==> flow/design.v <==
module aib_bert_chk #(
parameter [0:0] BERT_BUF_MODE_EN = 1   
)
(
input            clk,                   
input            rstn,                  
input            rx_rst_pulse,          
input            rx_start_pulse,        
input            seed_in_en,            
input      [1:0] rx_sft_nb,             
input      [7:0]   rx_bert_data_in,     
input      [2:0]   rx_ptrn_sel,         
output reg [127:0] rx_bert_data_ff,     
output reg         rbert_running_ff,    
output reg [15:0]  rbert_biterr_cnt_ff  
);
localparam [1:0] NBIT1 = 2'b00;  
localparam [1:0] NBIT2 = 2'b01;  
localparam [1:0] NBIT4 = 2'b10;  
localparam [1:0] NBIT8 = 2'b11;  
localparam [2:0] PRBS7   = 3'b000;  
localparam [2:0] PRBS15  = 3'b001;  
localparam [2:0] PRBS23  = 3'b010;  
localparam [2:0] PRBS31  = 3'b011;  
localparam [2:0] PTRN127 = 3'b100;  
localparam [2:0] PTRN128 = 3'b101;  
integer i;  
reg  [127:0] lfsr_buf_ff;       
reg  [127:0] seed_data_in;      
reg  [127:0] lfsr_buf_next;     
reg  [  7:0] bit_err;           
reg  [  3:0] rxbert_inc_val;    
reg          co2_nc;            
wire [15:0] rbert_biterr_cnt_in;  
wire [15:0] rbert_biterr_nxt;     
wire        co1_cnt;              
wire [7:0] lfsr7_sft1;  
wire [7:0] lfsr7_sft2;  
wire [7:0] lfsr7_sft3;  
wire [7:0] lfsr7_sft4;  
wire [7:0] lfsr7_sft5;  
wire [7:0] lfsr7_sft6;  
wire [7:0] lfsr7_sft7;  
wire [7:0] lfsr7_sft8;  
wire [14:0] lfsr15_sft1;  
wire [14:0] lfsr15_sft2;  
wire [14:0] lfsr15_sft3;  
wire [14:0] lfsr15_sft4;  
wire [14:0] lfsr15_sft5;  
wire [14:0] lfsr15_sft6;  
wire [14:0] lfsr15_sft7;  
wire [14:0] lfsr15_sft8;  
wire [22:0] lfsr23_sft1;  
wire [22:0] lfsr23_sft2;  
wire [22:0] lfsr23_sft3;  
wire [22:0] lfsr23_sft4;  
wire [22:0] lfsr23_sft5;  
wire [22:0] lfsr23_sft6;  
wire [22:0] lfsr23_sft7;  
wire [22:0] lfsr23_sft8;  
wire [30:0] lfsr31_sft1;  
wire [30:0] lfsr31_sft2;  
wire [30:0] lfsr31_sft3;  
wire [30:0] lfsr31_sft4;  
wire [30:0] lfsr31_sft5;  
wire [30:0] lfsr31_sft6;  
wire [30:0] lfsr31_sft7;  
wire [30:0] lfsr31_sft8;  
always @(posedge clk or negedge rstn)
  begin: rbert_running_register
    if(!rstn)  
      begin
        rbert_running_ff <= 1'h0;
      end
    else if(rx_rst_pulse)
      begin
        rbert_running_ff <= 1'h0;
      end
    else if(rx_start_pulse)
      begin
        rbert_running_ff <= 1'b1;
      end
  end  
always @(*)
  begin: seed_data_in_logic
    case(rx_sft_nb[1:0])
      NBIT1:  
        begin
          seed_data_in[127:0] = {rx_bert_data_in[0],
                                 lfsr_buf_ff[127:1]};
        end
      NBIT2:  
        begin
          seed_data_in[127:0] = {rx_bert_data_in[1:0],
                                 lfsr_buf_ff[127:2]};
        end
      NBIT4:  
        begin
          seed_data_in[127:0] = {rx_bert_data_in[3:0],
                                 lfsr_buf_ff[127:4]};
        end
      NBIT8:  
        begin
          seed_data_in[127:0] = {rx_bert_data_in[7:0],
                                 lfsr_buf_ff[127:8]};
        end
    endcase
  end  
assign lfsr7_sft1[7:0] = {(lfsr_buf_ff[121] ^ lfsr_buf_ff[122]),
                           lfsr_buf_ff[127:121]};
assign lfsr7_sft2[7:0] = {(lfsr7_sft1[1] ^ lfsr7_sft1[2]),lfsr7_sft1[7:1]};
assign lfsr7_sft3[7:0] = {(lfsr7_sft2[1] ^ lfsr7_sft2[2]),lfsr7_sft2[7:1]};
assign lfsr7_sft4[7:0] = {(lfsr7_sft3[1] ^ lfsr7_sft3[2]),lfsr7_sft3[7:1]};
assign lfsr7_sft5[7:0] = {(lfsr7_sft4[1] ^ lfsr7_sft4[2]),lfsr7_sft4[7:1]};
assign lfsr7_sft6[7:0] = {(lfsr7_sft5[1] ^ lfsr7_sft5[2]),lfsr7_sft5[7:1]};
assign lfsr7_sft7[7:0] = {(lfsr7_sft6[1] ^ lfsr7_sft6[2]),lfsr7_sft6[7:1]};
assign lfsr7_sft8[7:0] = {(lfsr7_sft7[1] ^ lfsr7_sft7[2]),lfsr7_sft7[7:1]};
assign lfsr15_sft1[14:0] = {(lfsr_buf_ff[113] ^ lfsr_buf_ff[114]),
                             lfsr_buf_ff[127:114]};
assign lfsr15_sft2[14:0] = {(lfsr15_sft1[0] ^ lfsr15_sft1[1]),lfsr15_sft1[14:1]};
assign lfsr15_sft3[14:0] = {(lfsr15_sft2[0] ^ lfsr15_sft2[1]),lfsr15_sft2[14:1]};
assign lfsr15_sft4[14:0] = {(lfsr15_sft3[0] ^ lfsr15_sft3[1]),lfsr15_sft3[14:1]};
assign lfsr15_sft5[14:0] = {(lfsr15_sft4[0] ^ lfsr15_sft4[1]),lfsr15_sft4[14:1]};
assign lfsr15_sft6[14:0] = {(lfsr15_sft5[0] ^ lfsr15_sft5[1]),lfsr15_sft5[14:1]};
assign lfsr15_sft7[14:0] = {(lfsr15_sft6[0] ^ lfsr15_sft6[1]),lfsr15_sft6[14:1]};
assign lfsr15_sft8[14:0] = {(lfsr15_sft7[0] ^ lfsr15_sft7[1]),lfsr15_sft7[14:1]};
assign lfsr23_sft1[22:0] = {(lfsr_buf_ff[105] ^ lfsr_buf_ff[110]),
                             lfsr_buf_ff[127:106]};
assign lfsr23_sft2[22:0] = {(lfsr23_sft1[0] ^ lfsr23_sft1[5]),lfsr23_sft1[22:1]};
assign lfsr23_sft3[22:0] = {(lfsr23_sft2[0] ^ lfsr23_sft2[5]),lfsr23_sft2[22:1]};
assign lfsr23_sft4[22:0] = {(lfsr23_sft3[0] ^ lfsr23_sft3[5]),lfsr23_sft3[22:1]};
assign lfsr23_sft5[22:0] = {(lfsr23_sft4[0] ^ lfsr23_sft4[5]),lfsr23_sft4[22:1]};
assign lfsr23_sft6[22:0] = {(lfsr23_sft5[0] ^ lfsr23_sft5[5]),lfsr23_sft5[22:1]};
assign lfsr23_sft7[22:0] = {(lfsr23_sft6[0] ^ lfsr23_sft6[5]),lfsr23_sft6[22:1]};
assign lfsr23_sft8[22:0] = {(lfsr23_sft7[0] ^ lfsr23_sft7[5]),lfsr23_sft7[22:1]};
assign lfsr31_sft1[30:0] = {(lfsr_buf_ff[97] ^ lfsr_buf_ff[100]),
                             lfsr_buf_ff[127:98]};
assign lfsr31_sft2[30:0] = {(lfsr31_sft1[0] ^ lfsr31_sft1[3]),lfsr31_sft1[30:1]};
assign lfsr31_sft3[30:0] = {(lfsr31_sft2[0] ^ lfsr31_sft2[3]),lfsr31_sft2[30:1]};
assign lfsr31_sft4[30:0] = {(lfsr31_sft3[0] ^ lfsr31_sft3[3]),lfsr31_sft3[30:1]};
assign lfsr31_sft5[30:0] = {(lfsr31_sft4[0] ^ lfsr31_sft4[3]),lfsr31_sft4[30:1]};
assign lfsr31_sft6[30:0] = {(lfsr31_sft5[0] ^ lfsr31_sft5[3]),lfsr31_sft5[30:1]};
assign lfsr31_sft7[30:0] = {(lfsr31_sft6[0] ^ lfsr31_sft6[3]),lfsr31_sft6[30:1]};
assign lfsr31_sft8[30:0] = {(lfsr31_sft7[0] ^ lfsr31_sft7[3]),lfsr31_sft7[30:1]};
always @(*)
  begin: lfsr_buf_next_logic
    lfsr_buf_next[127:0] = lfsr_buf_ff[127:0];
    case(rx_ptrn_sel[2:0])
      PRBS7:  
        begin
          case(rx_sft_nb[1:0])
            NBIT1:  
              begin
                lfsr_buf_next[127:120] = lfsr7_sft1[7:0];
              end
            NBIT2:  
              begin
                lfsr_buf_next[127:120] = lfsr7_sft2[7:0];
              end
            NBIT4:  
              begin
                lfsr_buf_next[127:120] = lfsr7_sft4[7:0];
              end
            NBIT8:  
              begin
                lfsr_buf_next[127:120] = lfsr7_sft8[7:0];
              end
          endcase
        end
      PRBS15:  
        begin
          case(rx_sft_nb[1:0])
            NBIT1:  
              begin
                lfsr_buf_next[127:113] = lfsr15_sft1[14:0];
              end
            NBIT2:  
              begin
                lfsr_buf_next[127:113] = lfsr15_sft2[14:0];
              end
            NBIT4:  
              begin
                lfsr_buf_next[127:113] = lfsr15_sft4[14:0];
              end
            NBIT8:  
              begin
                lfsr_buf_next[127:113] = lfsr15_sft8[14:0];
              end
          endcase
        end
      PRBS23:  
        begin
          case(rx_sft_nb[1:0])
            NBIT1:  
              begin
                lfsr_buf_next[127:105] = lfsr23_sft1[22:0];
              end
            NBIT2:  
              begin
                lfsr_buf_next[127:105] = lfsr23_sft2[22:0];
              end
            NBIT4:  
              begin
                lfsr_buf_next[127:105] = lfsr23_sft4[22:0];
              end
            NBIT8:  
              begin
                lfsr_buf_next[127:105] = lfsr23_sft8[22:0];
              end
          endcase
        end 
      PRBS31:   
        begin
          case(rx_sft_nb[1:0])
            NBIT1:  
              begin
                lfsr_buf_next[127:97] = lfsr31_sft1[30:0];
              end
            NBIT2:  
              begin
                lfsr_buf_next[127:97] = lfsr31_sft2[30:0];
              end
            NBIT4:  
              begin
                lfsr_buf_next[127:97] = lfsr31_sft4[30:0];
              end
            NBIT8:  
              begin
                lfsr_buf_next[127:97] = lfsr31_sft8[30:0];
              end
          endcase
        end
      PTRN127:  
        begin
          case(rx_sft_nb[1:0])
            NBIT1:  
              begin
                lfsr_buf_next[127:1] = { lfsr_buf_ff[1],
                                         lfsr_buf_ff[127:2]  };
              end
            NBIT2:  
              begin
                lfsr_buf_next[127:1] = { lfsr_buf_ff[2:1],
                                         lfsr_buf_ff[127:3] };
              end
            NBIT4:  
              begin
                lfsr_buf_next[127:1] = { lfsr_buf_ff[4:1],
                                         lfsr_buf_ff[127:5] };
              end
            NBIT8:  
              begin
                lfsr_buf_next[127:1] = { lfsr_buf_ff[8:1],
                                         lfsr_buf_ff[127:9] };
              end
          endcase
        end
      PTRN128:  
        begin
          case(rx_sft_nb[1:0])
            NBIT1:  
              begin
                lfsr_buf_next[127:0] = { lfsr_buf_ff[0],
                                         lfsr_buf_ff[127:1]  };
              end
            NBIT2:  
              begin
                lfsr_buf_next[127:0] = { lfsr_buf_ff[1:0],
                                         lfsr_buf_ff[127:2] };
              end
            NBIT4:  
              begin
                lfsr_buf_next[127:0] = { lfsr_buf_ff[3:0],
                                         lfsr_buf_ff[127:4] };
              end
            NBIT8:  
              begin
                lfsr_buf_next[127:0] = { lfsr_buf_ff[7:0],
                                         lfsr_buf_ff[127:8] };
              end
          endcase
        end
      default:  
        begin
          lfsr_buf_next[127:0] = lfsr_buf_ff[127:0];
        end
    endcase
  end  
always @(posedge clk or negedge rstn)
  begin: lfsr_buf_register
    if(!rstn)  
      begin
        lfsr_buf_ff[127:0] <= 128'h0000_0000_0000_0000_0000_0000_0000_0000;
      end
    else if(rx_rst_pulse)
      begin
        lfsr_buf_ff[127:0] <= 128'h0000_0000_0000_0000_0000_0000_0000_0000;
      end
    else if(rbert_running_ff  | rx_start_pulse)
      begin
        lfsr_buf_ff[127:0] <= lfsr_buf_next[127:0] &
                              {31'h7fff_ffff,{97{BERT_BUF_MODE_EN}}};
      end
    else if(seed_in_en)
      begin
        lfsr_buf_ff[127:0] <= seed_data_in[127:0] &
                              {31'h7fff_ffff,{97{BERT_BUF_MODE_EN}}};
      end
  end  
always @(posedge clk or negedge rstn)
  begin: rx_bert_data_register
    if(!rstn)  
      begin
        rx_bert_data_ff[127:0] <= 128'h0000_0000_0000_0000_0000_0000_0000_0000;
      end
    else if(rx_rst_pulse)
      begin
        rx_bert_data_ff[127:0] <= 128'h0000_0000_0000_0000_0000_0000_0000_0000;
      end
    else if(rbert_running_ff  | rx_start_pulse)
      begin
        rx_bert_data_ff[127:0] <= seed_data_in[127:0];
      end
  end  
always @(*)
  begin: bit_err_logic
    bit_err[7:0]     = 8'b00;
    case(rx_sft_nb[1:0])
      NBIT1:  
        begin
          if(rbert_running_ff)
            bit_err[0] = lfsr_buf_ff[127] ^ rx_bert_data_ff[127];
        end
      NBIT2:  
        begin
          if(rbert_running_ff)
            bit_err[1:0] = lfsr_buf_ff[127:126] ^ rx_bert_data_ff[127:126];
        end
      NBIT4:  
        begin
          if(rbert_running_ff)
            bit_err[3:0] = lfsr_buf_ff[127:124] ^ rx_bert_data_ff[127:124];
        end
      NBIT8:  
        begin
          if(rbert_running_ff)
            bit_err[7:0] = lfsr_buf_ff[127:120] ^ rx_bert_data_ff[127:120];
        end
    endcase
  end  
always @(*)
  begin: rxbert_inc_val_logic
    rxbert_inc_val[3:0] = 4'h0;
    for(i=0;i<8;i=i+1)
      begin
        rxbert_inc_val[3:0] = rxbert_inc_val[3:0] + {3'h0,bit_err[i]};
      end
  end  
assign {co1_cnt,rbert_biterr_nxt[15:0]}  = rbert_biterr_cnt_ff[15:0] +
                                          {12'h0,rxbert_inc_val[3:0]};
assign rbert_biterr_cnt_in[15:0] = co1_cnt ? 16'hffff : rbert_biterr_nxt[15:0];
always @(posedge clk or negedge rstn)
  begin: rbert_biterr_cnt_register
    if(!rstn)  
      begin
        rbert_biterr_cnt_ff[15:0] <= {16{1'b0}};
      end
    else if(rx_rst_pulse)
      begin
        rbert_biterr_cnt_ff[15:0] <= {16{1'b0}};
      end
    else if(rbert_running_ff)
      begin
        rbert_biterr_cnt_ff[15:0] <= rbert_biterr_cnt_in[15:0];
      end
  end  
endmodule  
module aib_rx_bert #(
parameter [0:0] BERT_BUF_MODE_EN = 1   
)
(
input         clk,               
input         rstn,              
input [  3:0] rx_rst_pulse,      
input [  3:0] rx_start_pulse,    
input [  3:0] seed_in_en,        
input [  5:0] chk3_lane_sel_ff,  
input [  5:0] chk2_lane_sel_ff,  
input [  5:0] chk1_lane_sel_ff,  
input [  5:0] chk0_lane_sel_ff,  
input [  2:0] chk3_ptrn_sel_ff,  
input [  2:0] chk2_ptrn_sel_ff,  
input [  2:0] chk1_ptrn_sel_ff,  
input [  2:0] chk0_ptrn_sel_ff,  
input [319:0] rx_bert_data_i,    
input         sdr_mode,          
input   [1:0] r_fifo_mode,       
input         m_gen2_mode,       
output reg [ 48:0] rbert_bit_cnt_ff,  
output     [ 15:0] biterr_cnt_chk3,   
output     [ 15:0] biterr_cnt_chk2,   
output     [ 15:0] biterr_cnt_chk1,   
output     [ 15:0] biterr_cnt_chk0,   
output     [127:0] rx_bert3_data,     
output     [127:0] rx_bert2_data,     
output     [127:0] rx_bert1_data,     
output     [127:0] rx_bert0_data,     
output     [  3:0] rbert_running_ff   
);
localparam   FIFO_1X   = 2'b00;        
localparam   FIFO_2X   = 2'b01;        
localparam   FIFO_4X   = 2'b10;        
localparam [1:0] NBIT1 = 2'b00;  
localparam [1:0] NBIT2 = 2'b01;  
localparam [1:0] NBIT4 = 2'b10;  
localparam [1:0] NBIT8 = 2'b11;  
integer i;  
reg [39:0][7:0] rx_bert_lanes;    
reg [ 1:0] rx_sft_nb;             
reg [ 7:0] rx_bert_data_chk0_ff;   
reg [ 7:0] rx_bert_data_chk1_ff;   
reg [ 7:0] rx_bert_data_chk2_ff;   
reg [ 7:0] rx_bert_data_chk3_ff;   
reg [48:0] rbert_bit_cnt_in;
reg        co1_nc;
wire [7:0] rx_bert_data_chk0;    
wire [7:0] rx_bert_data_chk1;    
wire [7:0] rx_bert_data_chk2;    
wire [7:0] rx_bert_data_chk3;    
always @(*)
  begin: rx_sft_nb_logic
    case(r_fifo_mode)
      FIFO_1X:  
        begin
          if(sdr_mode)
            rx_sft_nb[1:0] = 2'b00;  
          else
            rx_sft_nb[1:0] = 2'b01;  
        end
      FIFO_2X:  
        begin
          if(sdr_mode)
            rx_sft_nb[1:0] = 2'b01;  
          else
            rx_sft_nb[1:0] = 2'b10;  
        end
      FIFO_4X:  
        begin
          if(sdr_mode)
            rx_sft_nb[1:0] = 2'b10;  
          else
            rx_sft_nb[1:0] = 2'b11;  
        end
      default:  
        begin
          if(sdr_mode)
            rx_sft_nb[1:0] = 2'b00;  
          else
            rx_sft_nb[1:0] = 2'b01;  
        end
    endcase
  end  
always @(*)
  begin: rx_bert_lanes_logic
    if(m_gen2_mode)  
      begin: rx_bert_lanes_gen2
        for(i=0;i<40;i=i+1)
          begin
            rx_bert_lanes[i] = { rx_bert_data_i[(2*i)+241],
                                 rx_bert_data_i[(2*i)+240],
                                 rx_bert_data_i[(2*i)+161],
                                 rx_bert_data_i[(2*i)+160],
                                 rx_bert_data_i[(2*i)+81],
                                 rx_bert_data_i[(2*i)+80],
                                 rx_bert_data_i[(2*i)+1],
                                 rx_bert_data_i[2*i] };
          end
      end  
    else  
      begin: rx_bert_lanes_gen1
        for(i=0;i<20;i=i+1)
          begin
            if(sdr_mode)  
              begin
                rx_bert_lanes[i] = { rx_bert_data_i[(2*i)+241],  
                                     rx_bert_data_i[(2*i)+240],  
                                     rx_bert_data_i[(2*i)+161],  
                                     rx_bert_data_i[(2*i)+160],  
                                     rx_bert_data_i[(2*i)+81],   
                                     rx_bert_data_i[(2*i)+80],   
                                     rx_bert_data_i[(2*i)+40],
                                     rx_bert_data_i[2*i] };
              end  
            else  
              begin
                rx_bert_lanes[i] = { rx_bert_data_i[(2*i)+241],  
                                     rx_bert_data_i[(2*i)+240],  
                                     rx_bert_data_i[(2*i)+161],  
                                     rx_bert_data_i[(2*i)+160],  
                                     rx_bert_data_i[(2*i)+41],
                                     rx_bert_data_i[(2*i)+40],
                                     rx_bert_data_i[(2*i)+1],
                                     rx_bert_data_i[2*i] };
              end  
          end
        for(i=20;i<40;i=i+1)
          begin
            rx_bert_lanes[i] = { rx_bert_data_i[(2*i)+241],  
                                 rx_bert_data_i[(2*i)+240],  
                                 rx_bert_data_i[(2*i)+161],  
                                 rx_bert_data_i[(2*i)+160],  
                                 rx_bert_data_i[(2*i)+81],   
                                 rx_bert_data_i[(2*i)+80],   
                                 rx_bert_data_i[(2*i)+1],    
                                 rx_bert_data_i[2*i] };      
          end
      end  
  end  
assign rx_bert_data_chk0[7:0] = (chk0_lane_sel_ff[5:0] < 6'd40)      ?
                                 rx_bert_lanes[chk0_lane_sel_ff[5:0] ] :
                                 8'h00;
assign rx_bert_data_chk1[7:0] = (chk1_lane_sel_ff[5:0] < 6'd40)      ?
                                 rx_bert_lanes[chk1_lane_sel_ff[5:0]] :
                                 8'h00;
assign rx_bert_data_chk2[7:0] = (chk2_lane_sel_ff[5:0] < 6'd40)      ?
                                 rx_bert_lanes[chk2_lane_sel_ff[5:0]] :
                                 8'h00;
assign rx_bert_data_chk3[7:0] = (chk3_lane_sel_ff[5:0] < 6'd40)      ?
                                 rx_bert_lanes[chk3_lane_sel_ff[5:0]] :
                                 8'h00;
always @(posedge clk or negedge rstn)
  begin: rx_bert_data_register
    if(!rstn)
      begin
        rx_bert_data_chk0_ff[7:0] <= 8'h0;
        rx_bert_data_chk1_ff[7:0] <= 8'h0;
        rx_bert_data_chk2_ff[7:0] <= 8'h0;
        rx_bert_data_chk3_ff[7:0] <= 8'h0;
      end
    else
      begin
        rx_bert_data_chk0_ff[7:0] <= rx_bert_data_chk0[7:0];
        rx_bert_data_chk1_ff[7:0] <= rx_bert_data_chk1[7:0];
        rx_bert_data_chk2_ff[7:0] <= rx_bert_data_chk2[7:0];
        rx_bert_data_chk3_ff[7:0] <= rx_bert_data_chk3[7:0];
      end
  end  
always @(*)
  begin: rbert_bit_cnt_in_logic
    case(rx_sft_nb[1:0])
      NBIT1:  
        begin
          {co1_nc,rbert_bit_cnt_in[48:0]} = rbert_bit_cnt_ff[48:0] + 49'd1;
        end
      NBIT2:  
        begin
          {co1_nc,rbert_bit_cnt_in[48:0]} = rbert_bit_cnt_ff[48:0] + 49'd2;
        end
      NBIT4:  
        begin
          {co1_nc,rbert_bit_cnt_in[48:0]} = rbert_bit_cnt_ff[48:0] + 49'd4;
        end
      NBIT8:  
        begin
          {co1_nc,rbert_bit_cnt_in[48:0]} = rbert_bit_cnt_ff[48:0] + 49'd8;
        end
    endcase
  end  
always @(posedge clk or negedge rstn)
  begin: rbert_bit_cnt_register
    if(!rstn)  
      begin
        rbert_bit_cnt_ff[48:0] <= {49{1'b0}};
      end
    else if(rx_rst_pulse[3:0] != 4'h0)
      begin
        rbert_bit_cnt_ff[48:0] <= {49{1'b0}};
      end
    else if(rbert_running_ff[3:0] != 4'h0)
      begin
        rbert_bit_cnt_ff[48:0] <= rbert_bit_cnt_in[48:0];
      end
  end  
aib_bert_chk #(.BERT_BUF_MODE_EN (BERT_BUF_MODE_EN))
aib_bert_chk0(
.clk             (clk),            
.rstn            (rstn),           
.rx_rst_pulse    (rx_rst_pulse[0]),   
.rx_start_pulse  (rx_start_pulse[0]), 
.seed_in_en      (seed_in_en[0]),     
.rx_sft_nb       (rx_sft_nb[1:0]), 
.rx_bert_data_in (rx_bert_data_chk0_ff[7:0]),  
.rx_ptrn_sel     (chk0_ptrn_sel_ff[2:0]),      
.rx_bert_data_ff     (rx_bert0_data[127:0]), 
.rbert_running_ff    (rbert_running_ff[0]),     
.rbert_biterr_cnt_ff (biterr_cnt_chk0[15:0])
);
aib_bert_chk #(.BERT_BUF_MODE_EN (BERT_BUF_MODE_EN))
aib_bert_chk1(
.clk             (clk),            
.rstn            (rstn),           
.rx_rst_pulse    (rx_rst_pulse[1]),   
.rx_start_pulse  (rx_start_pulse[1]), 
.seed_in_en      (seed_in_en[1]),     
.rx_sft_nb       (rx_sft_nb[1:0]), 
.rx_bert_data_in (rx_bert_data_chk1_ff[7:0]),  
.rx_ptrn_sel     (chk1_ptrn_sel_ff[2:0]),      
.rx_bert_data_ff     (rx_bert1_data[127:0]), 
.rbert_running_ff    (rbert_running_ff[1]),     
.rbert_biterr_cnt_ff (biterr_cnt_chk1[15:0])
);
aib_bert_chk #(.BERT_BUF_MODE_EN (BERT_BUF_MODE_EN))
aib_bert_chk2(
.clk             (clk),            
.rstn            (rstn),           
.rx_rst_pulse    (rx_rst_pulse[2]),   
.rx_start_pulse  (rx_start_pulse[2]), 
.seed_in_en      (seed_in_en[2]),     
.rx_sft_nb       (rx_sft_nb[1:0]), 
.rx_bert_data_in (rx_bert_data_chk2_ff[7:0]),  
.rx_ptrn_sel     (chk2_ptrn_sel_ff[2:0]),      
.rx_bert_data_ff     (rx_bert2_data[127:0]), 
.rbert_running_ff    (rbert_running_ff[2]),     
.rbert_biterr_cnt_ff (biterr_cnt_chk2[15:0])
);
aib_bert_chk #(.BERT_BUF_MODE_EN (BERT_BUF_MODE_EN))
aib_bert_chk3(
.clk             (clk),            
.rstn            (rstn),           
.rx_rst_pulse    (rx_rst_pulse[3]),   
.rx_start_pulse  (rx_start_pulse[3]), 
.seed_in_en      (seed_in_en[3]),     
.rx_sft_nb       (rx_sft_nb[1:0]), 
.rx_bert_data_in (rx_bert_data_chk3_ff[7:0]),  
.rx_ptrn_sel     (chk3_ptrn_sel_ff[2:0]),      
.rx_bert_data_ff     (rx_bert3_data[127:0]), 
.rbert_running_ff    (rbert_running_ff[3]),     
.rbert_biterr_cnt_ff (biterr_cnt_chk3[15:0])
);
endmodule  
From RTL to reports: aib_rx_bert
What the tools print for aib_rx_bert, step after step.
Line numbers count from 1 in the design file above.
Cell names lack the library's common part.
{"block": "inputs", "design": "aib_rx_bert", "clock": "clk", "lib": "sky130hd", "lib_corner": "tt_025C_1v80"}

Elaborated design
Yosys after proc, flatten, opt, wreduce and memory -nomap, before mapping. Memory bits, and registers merged into a memory's read port (data or address), are not among the register bits. Print and check cells are not counted.
{"block": "bits", "in_bits": 374, "ff_bits": 1173, "out_inout_bits": 629, "word_cells": 507}
{"block": "op_classes", "n_addsub": 36, "mux": 175, "n_eq": 49, "n_cmp": 4, "logic": 148, "n_reduce_logical": 50, "shifts": 4}
{"block": "ops", "cell": "128-bit parallel mux with 4-bit select", "n": 8}
{"block": "ops", "cell": "128-bit two-way mux", "n": 20}
{"block": "ops", "cell": "127-bit parallel mux with 4-bit select", "n": 4}
{"block": "ops", "cell": "320-bit by 10-bit indexed select with 8-bit output", "n": 4}
{"block": "ops", "cell": "96-bit parallel mux with 2-bit select", "n": 4}
{"block": "ops", "cell": "31-bit parallel mux with 4-bit select", "n": 4}
{"block": "ops", "cell": "23-bit parallel mux with 4-bit select", "n": 4}
{"block": "ops", "cell": "8-bit parallel mux with 4-bit select", "n": 8}
{"block": "ops", "cell": "15-bit parallel mux with 4-bit select", "n": 4}
{"block": "ops", "cell": "49-bit parallel mux with 4-bit select", "n": 1}
{"block": "ops", "cell": "16-bit two-way mux", "n": 12}
{"block": "ops", "cell": "8-bit parallel mux with 6-bit select", "n": 4}
{"block": "ops", "cell": "4-bit two-way mux", "n": 44}
{"block": "ops", "cell": "7-bit parallel mux with 5-bit select", "n": 4}
{"block": "ops", "cell": "1-bit XOR", "n": 132}
{"block": "ops", "cell": "49-bit two-way mux", "n": 2}
{"block": "ops", "cell": "4-bit by 1-bit adder with 4-bit output", "n": 24}
{"block": "ops", "cell": "8-bit parallel mux with 3-bit select", "n": 4}
{"block": "ops", "cell": "16-bit by 4-bit adder with 17-bit output", "n": 4}
{"block": "ops", "cell": "8-bit two-way mux", "n": 8}
{"block": "ops", "cell": "49-bit by 1-bit adder with 49-bit output (second input constant)", "n": 1}
{"block": "ops", "cell": "49-bit by 2-bit adder with 49-bit output (second input constant)", "n": 1}
{"block": "ops", "cell": "49-bit by 3-bit adder with 49-bit output (second input constant)", "n": 1}
{"block": "ops", "cell": "49-bit by 4-bit adder with 49-bit output (second input constant)", "n": 1}
{"block": "ops", "cell": "2-bit AND reduction", "n": 24}
{"block": "ops", "cell": "8-bit inequality test (second input constant)", "n": 4}
{"block": "ops", "cell": "8-bit XOR", "n": 4}
{"block": "ops", "cell": "4-bit parallel mux with 2-bit select", "n": 4}
Not listed: further kinds 27, cells in them 127.

Depth
Yosys ltp: most cells in a row. Word level: on the elaborated netlist, between registers, memories and ports. Mapped: between sequential cells and ports; inverters and the memories' decode and read muxes count.
{"block": "logic_depth", "depth_word": 15, "abc_area": 0, "ltp_mapped": 30, "depth_no_buf": 25}

After synthesis
Source: synth_stat.txt of the flow (Yosys; design flattened, memories mapped). It holds for the ABC_AREA given above (unset counts as 0); a run with the other value may have another netlist.
Totals and module areas in this step are rounded.
{"block": "by_type", "type": "dfrtp_1", "n": 1173, "area_total_um2": 2.94E+04}
{"block": "by_type", "type": "mux2_2", "n": 794, "area_total_um2": 8.94E+03}
{"block": "by_type", "type": "mux4_2", "n": 375, "area_total_um2": 8445.6}
{"block": "by_type", "type": "mux2i_1", "n": 533, "area_total_um2": 5.34E+03}
{"block": "by_type", "type": "a211oi_1", "n": 456, "area_total_um2": 3.42E+03}
{"block": "by_type", "type": "o22ai_1", "n": 487, "area_total_um2": 3.05E+03}
{"block": "by_type", "type": "nand2_1", "n": 776, "area_total_um2": 2.91E+03}
{"block": "by_type", "type": "clkbuf_1", "n": 507, "area_total_um2": 1.9E+03}
{"block": "by_type", "type": "nor2_1", "n": 343, "area_total_um2": 1.29E+03}
{"block": "by_type", "type": "o21ai_0", "n": 229, "area_total_um2": 1.15E+03}
{"block": "by_type", "type": "a21oi_1", "n": 212, "area_total_um2": 1.06E+03}
{"block": "by_type", "type": "xnor2_1", "n": 107, "area_total_um2": 937.149}
{"block": "by_type", "type": "buf_2", "n": 176, "area_total_um2": 880.845}
{"block": "by_type", "type": "xor2_1", "n": 88, "area_total_um2": 770.739}
{"block": "by_type", "type": "nor3_1", "n": 105, "area_total_um2": 525.504}
{"block": "by_type", "type": "nand3_1", "n": 95, "area_total_um2": 475.456}
{"block": "by_type", "type": "a31oi_1", "n": 73, "area_total_um2": 456.688}
{"block": "by_type", "type": "ha_1", "n": 34, "area_total_um2": 425.408}
Other cell types: 79; their cells: 940.
{"block": "synth_totals", "ffs": 1173, "n_buf": 803, "mapped_cells": 7503, "synth_area_um2": 78200, "seq_area_um2": 29350}
The figures by module come from a second, unflattened synthesis with its own total; it is not the netlist above.
{"block": "hier_totals", "hier_cells": 8012, "hier_area_um2": 79950}
Rows give one instance, submodules left out.
{"block": "by_module", "module": "aib_bert_chk (BERT_BUF_MODE_EN=1)", "mod_seq_area_um2": 6832, "area_um2": 15790, "instances": 4, "n_cells": 1619}
{"block": "by_module", "module": "aib_rx_bert", "mod_seq_area_um2": 2027, "area_um2": 16770, "instances": 1, "n_cells": 1536}

Timing after synthesis
OpenSTA on the mapped netlist: ideal clock, no wires. The path of least setup slack (recovery checks aside). Input and output delay are each 20% of the period. Register names are those of the netlist, which keeps one name where synthesis merged equal registers.
{"block": "synth_path", "path_type": "input to register", "start": "in r_fifo_mode[0]", "end": "reg aib_bert_chk2.rbert_biterr_cnt_ff[9]", "required_ps": 7406, "stages": 29, "arrival_time_ps": 7595, "delay_ps": 6189, "t_first_pin_ps": 1500, "period_ps": 7500, "path_buffers": 6, "setup_time_ps": 94, "slack_ps": -189, "input_delay_ps": 1500, "synth_period_reached_ps": 7689}
"delay_ps" is the arrival time less input delay plus setup time.
"stages" counts driving pins, that of a launching flip-flop among them; a cell with two outputs on the path counts twice.
"synth_period_reached_ps" is the clock period less the worst setup slack; recovery checks do not enter. This is arithmetic on one report: input and output delays are still those of the set period (20% each).
The rows between start and end are the longest chain of elaborated cells between them; the timing report does not say that the signal goes this way. Where chains are equally long, one stands for them.
Each line given opens the expression or statement behind the cell; cells for indexed reads and writes are added by Yosys, which also makes memories of some case tables.
At most two assigning lines are given for a register; there are more.
{"block": "synth_via", "path_cell_list": "inv_1 -> ha_1 -> buf_2 -> inv_1 -> o21a_1 -> buf_2 -> buf_2 -> clkbuf_1 -> buf_2 -> a21oi_1 -> a221oi_1 -> nor2_1 -> ha_1 -> inv_1 -> fa_1 -> inv_1 -> fa_1 -> fa_1 -> inv_1 -> fa_1 -> fa_1 -> inv_1 -> a21oi_1 -> o21bai_1 -> or3b_2 -> clkbuf_1 -> o31ai_1 -> a21oi_1 -> a211oi_1", "elab_chain_len": 15, "cone_cells": 24, "classes_between": "8 x add/sub; 5 x eq/ne; 8 x mux; 3 x reduce/logical"}
{"block": "synth_rtl", "element": "start, declared", "line": 397, "rtl": "input   [1:0] r_fifo_mode,"}
{"block": "synth_rtl", "element": "2-bit == test", "line": 432, "rtl": "case(r_fifo_mode)"}
{"block": "synth_rtl", "element": "2-bit parallel mux with 2-bit select", "line": 432}
{"block": "synth_rtl", "element": "2-bit == test", "line": 328, "rtl": "case(rx_sft_nb[1:0])"}
{"block": "synth_rtl", "element": "1-bit parallel mux with 4-bit select", "line": 328}
{"block": "synth_rtl", "element": "1-bit by 1-bit adder with 2-bit output", "line": 356, "rtl": "rxbert_inc_val[3:0] = rxbert_inc_val[3:0] + {3'h0,bit_err[i]};"}
{"block": "synth_rtl", "element": "4-bit by 1-bit adder with 4-bit output x6", "line": 356}
{"block": "synth_rtl", "element": "16-bit by 4-bit adder with 17-bit output", "line": 359, "rtl": "assign {co1_cnt,rbert_biterr_nxt[15:0]}  = rbert_biterr_cnt_ff[15:0] +"}
{"block": "synth_rtl", "element": "16-bit two-way mux", "line": 361, "rtl": "assign rbert_biterr_cnt_in[15:0] = co1_cnt ? 16'hffff : rbert_biterr_nxt[15:0];"}
{"block": "synth_rtl", "element": "16-bit two-way mux", "line": 372, "rtl": "else if(rbert_running_ff)"}
{"block": "synth_rtl", "element": "16-bit two-way mux", "line": 368, "rtl": "else if(rx_rst_pulse)"}
{"block": "synth_rtl", "element": "end, assigned", "line": 366, "rtl": "rbert_biterr_cnt_ff[15:0] <= {16{1'b0}};"}
{"block": "synth_rtl", "element": "end, assigned", "line": 374, "rtl": "rbert_biterr_cnt_ff[15:0] <= rbert_biterr_cnt_in[15:0];"}
{"block": "synth_rtl", "element": "end, declared", "line": 15, "rtl": "output reg [15:0]  rbert_biterr_cnt_ff"}

Timing after layout
Path of least setup slack in the final report of entry A (OpenROAD, finished layout, wires in). Where an end is a register, its clock arrival counts in the times.
The path's times are printed in steps of 10 ps; the period is the one set.
{"block": "layout_path", "path_type": "input to register", "start": "in r_fifo_mode[0]", "end": "reg aib_bert_chk1.rbert_biterr_cnt_ff[9]", "t_first_pin_ps": 1490, "required_ps": 8110, "slack_ps": 570, "period_ps": 7430, "input_delay_ps": 1490, "arrival_time_ps": 7540, "path_buffers": 2, "setup_time_ps": 110, "stages": 24}
The rows between start and end are the longest chain of elaborated cells between them; the timing report does not say that the signal goes this way. Where chains are equally long, one stands for them.
At most two assigning lines are given for a register; there are more.
{"block": "layout_via", "path_cell_list": "clkdlybuf4s50_1 -> inv_1 -> ha_2 -> buf_4 -> nor2b_1 -> o21ai_4 -> o22ai_1 -> o21ai_0 -> o21ai_0 -> ha_1 -> inv_1 -> fa_1 -> inv_1 -> fa_1 -> fa_1 -> inv_1 -> fa_1 -> fa_1 -> nor2b_1 -> o21ai_0 -> nand2b_1 -> or4b_1 -> and2_1 -> a211oi_1", "elab_chain_len": 15, "cone_cells": 24, "classes_between": "8 x add/sub; 5 x eq/ne; 8 x mux; 3 x reduce/logical"}
{"block": "layout_rtl", "element": "start, declared", "line": 397, "rtl": "input   [1:0] r_fifo_mode,"}
{"block": "layout_rtl", "element": "2-bit == test", "line": 432, "rtl": "case(r_fifo_mode)"}
{"block": "layout_rtl", "element": "2-bit parallel mux with 2-bit select", "line": 432}
{"block": "layout_rtl", "element": "2-bit == test", "line": 328, "rtl": "case(rx_sft_nb[1:0])"}
{"block": "layout_rtl", "element": "1-bit parallel mux with 4-bit select", "line": 328}
{"block": "layout_rtl", "element": "1-bit by 1-bit adder with 2-bit output", "line": 356, "rtl": "rxbert_inc_val[3:0] = rxbert_inc_val[3:0] + {3'h0,bit_err[i]};"}
{"block": "layout_rtl", "element": "4-bit by 1-bit adder with 4-bit output x6", "line": 356}
{"block": "layout_rtl", "element": "16-bit by 4-bit adder with 17-bit output", "line": 359, "rtl": "assign {co1_cnt,rbert_biterr_nxt[15:0]}  = rbert_biterr_cnt_ff[15:0] +"}
{"block": "layout_rtl", "element": "16-bit two-way mux", "line": 361, "rtl": "assign rbert_biterr_cnt_in[15:0] = co1_cnt ? 16'hffff : rbert_biterr_nxt[15:0];"}
{"block": "layout_rtl", "element": "16-bit two-way mux", "line": 372, "rtl": "else if(rbert_running_ff)"}
{"block": "layout_rtl", "element": "16-bit two-way mux", "line": 368, "rtl": "else if(rx_rst_pulse)"}
{"block": "layout_rtl", "element": "end, assigned", "line": 366, "rtl": "rbert_biterr_cnt_ff[15:0] <= {16{1'b0}};"}
{"block": "layout_rtl", "element": "end, assigned", "line": 374, "rtl": "rbert_biterr_cnt_ff[15:0] <= rbert_biterr_cnt_in[15:0];"}
{"block": "layout_rtl", "element": "end, declared", "line": 15, "rtl": "output reg [15:0]  rbert_biterr_cnt_ff"}

aib_rx_bert through Yosys and OpenROAD on sky130hd: 6 stored runs, unordered, with their settings and measured results. The constraints put input and output delay at 20% of the set period each and load the outputs with 0.01 pF.
"worstPathTime_ps": the worst setup path's part of the clock period (all of it between registers, 20% less for each end at a port) less its slack. A launch clock that arrives late makes it longer, a capture clock that arrives late makes it shorter.
"power.total_w" is the tool's figure for a default switching activity; nothing was simulated.
"worstPathTime_ps" is given in steps of 10 ps.
Results are given in rounded form.

{"run": "entry A", "settings": { "period_ns": 7.43, "CAP_MARGIN": 20, "CORE_MARGIN": 2, "CORE_UTILIZATION": 40, "SLEW_MARGIN": 20 }, "results": { "yosys_chip_area_um2": 78200, "die_um2": 199100, "final_stdcell_area_um2": 94910, "ws_setup_ps": 573, "setup_tns_ps": 0, "holdWs_ps": 462, "power.total_w": 0.02227, "worstPathTime_ps": 5370, "critical_path_type": "input to register" }}
{"run": "entry B", "settings": { "ABC_AREA": 1, "CAP_MARGIN": 25, "CELL_PAD_IN_SITES_DETAIL_PLACEMENT": 2, "CELL_PAD_IN_SITES_GLOBAL_PLACEMENT": 0, "CORE_MARGIN": 4, "CORE_UTILIZATION": 38, "CTS_CLUSTER_SIZE": 50, "GPL_ROUTABILITY_DRIVEN": 0, "MAX_ROUTING_LAYER": "met5", "PLACE_DENSITY_LB_ADDON": 0.22, "SETUP_SLACK_MARGIN": 1.41, "SLEW_MARGIN": 40, "TNS_END_PERCENT": 55, "period_ns": 11.0 }, "results": { "yosys_chip_area_um2": 79100, "die_um2": 215500, "final_stdcell_area_um2": 95700, "ws_setup_ps": 1223, "setup_tns_ps": 0, "holdWs_ps": 490, "power.total_w": 0.01552, "worstPathTime_ps": 7580, "critical_path_type": "input to register" }}
{"run": "entry C", "settings": { "CORE_ASPECT_RATIO": 1.74, "CORE_UTILIZATION": 51, "CTS_CLUSTER_DIAMETER": 107, "GPL_ROUTABILITY_DRIVEN": 1, "SLEW_MARGIN": 5, "TNS_END_PERCENT": 15, "period_ns": 6.48, "CAP_MARGIN": 20, "CORE_MARGIN": 2 }, "results": { "yosys_chip_area_um2": 78200, "die_um2": 156600, "final_stdcell_area_um2": 93700, "ws_setup_ps": 352, "setup_tns_ps": 0, "holdWs_ps": 463, "power.total_w": 0.02409, "worstPathTime_ps": 4830, "critical_path_type": "input to register" }}
{"run": "entry D", "settings": { "ABC_AREA": 1, "CAP_MARGIN": 25, "CELL_PAD_IN_SITES_DETAIL_PLACEMENT": 0, "CELL_PAD_IN_SITES_GLOBAL_PLACEMENT": 0, "CORE_MARGIN": 4, "CORE_UTILIZATION": 38, "CTS_CLUSTER_SIZE": 50, "GPL_ROUTABILITY_DRIVEN": 0, "GPL_TIMING_DRIVEN": 0, "HOLD_SLACK_MARGIN": 0.28, "MAX_ROUTING_LAYER": "met4", "MIN_ROUTING_LAYER": "met2", "PLACE_DENSITY_LB_ADDON": 0.22, "SETUP_SLACK_MARGIN": 1.41, "SLEW_MARGIN": 40, "TNS_END_PERCENT": 55, "period_ns": 10.8 }, "outcome": "no results, routing failed with GRT-0116"}
{"run": "entry E", "settings": { "CORE_UTILIZATION": 63, "period_ns": 7.03, "CAP_MARGIN": 20, "CORE_MARGIN": 2, "SLEW_MARGIN": 20 }, "results": { "yosys_chip_area_um2": 78200, "die_um2": 127000, "final_stdcell_area_um2": 93230, "ws_setup_ps": 322, "setup_tns_ps": 0, "holdWs_ps": 465, "power.total_w": 0.02259, "worstPathTime_ps": 5300, "critical_path_type": "input to register" }}
{"run": "entry F", "settings": { "CELL_PAD_IN_SITES_DETAIL_PLACEMENT": 1, "CELL_PAD_IN_SITES_GLOBAL_PLACEMENT": 0, "CORE_MARGIN": 8, "CORE_UTILIZATION": 49, "CTS_CLUSTER_SIZE": 50, "GPL_ROUTABILITY_DRIVEN": 1, "HOLD_SLACK_MARGIN": 0.29, "MAX_ROUTING_LAYER": "met5", "PLACE_DENSITY_LB_ADDON": 0.22, "SETUP_SLACK_MARGIN": 1.41, "SLEW_MARGIN": 40, "period_ns": 11.0, "CAP_MARGIN": 20 }, "results": { "yosys_chip_area_um2": 78200, "die_um2": 172600, "final_stdcell_area_um2": 93970, "ws_setup_ps": 1957, "setup_tns_ps": 0, "holdWs_ps": 468, "power.total_w": 0.01514, "worstPathTime_ps": 6840, "critical_path_type": "input to register" }}
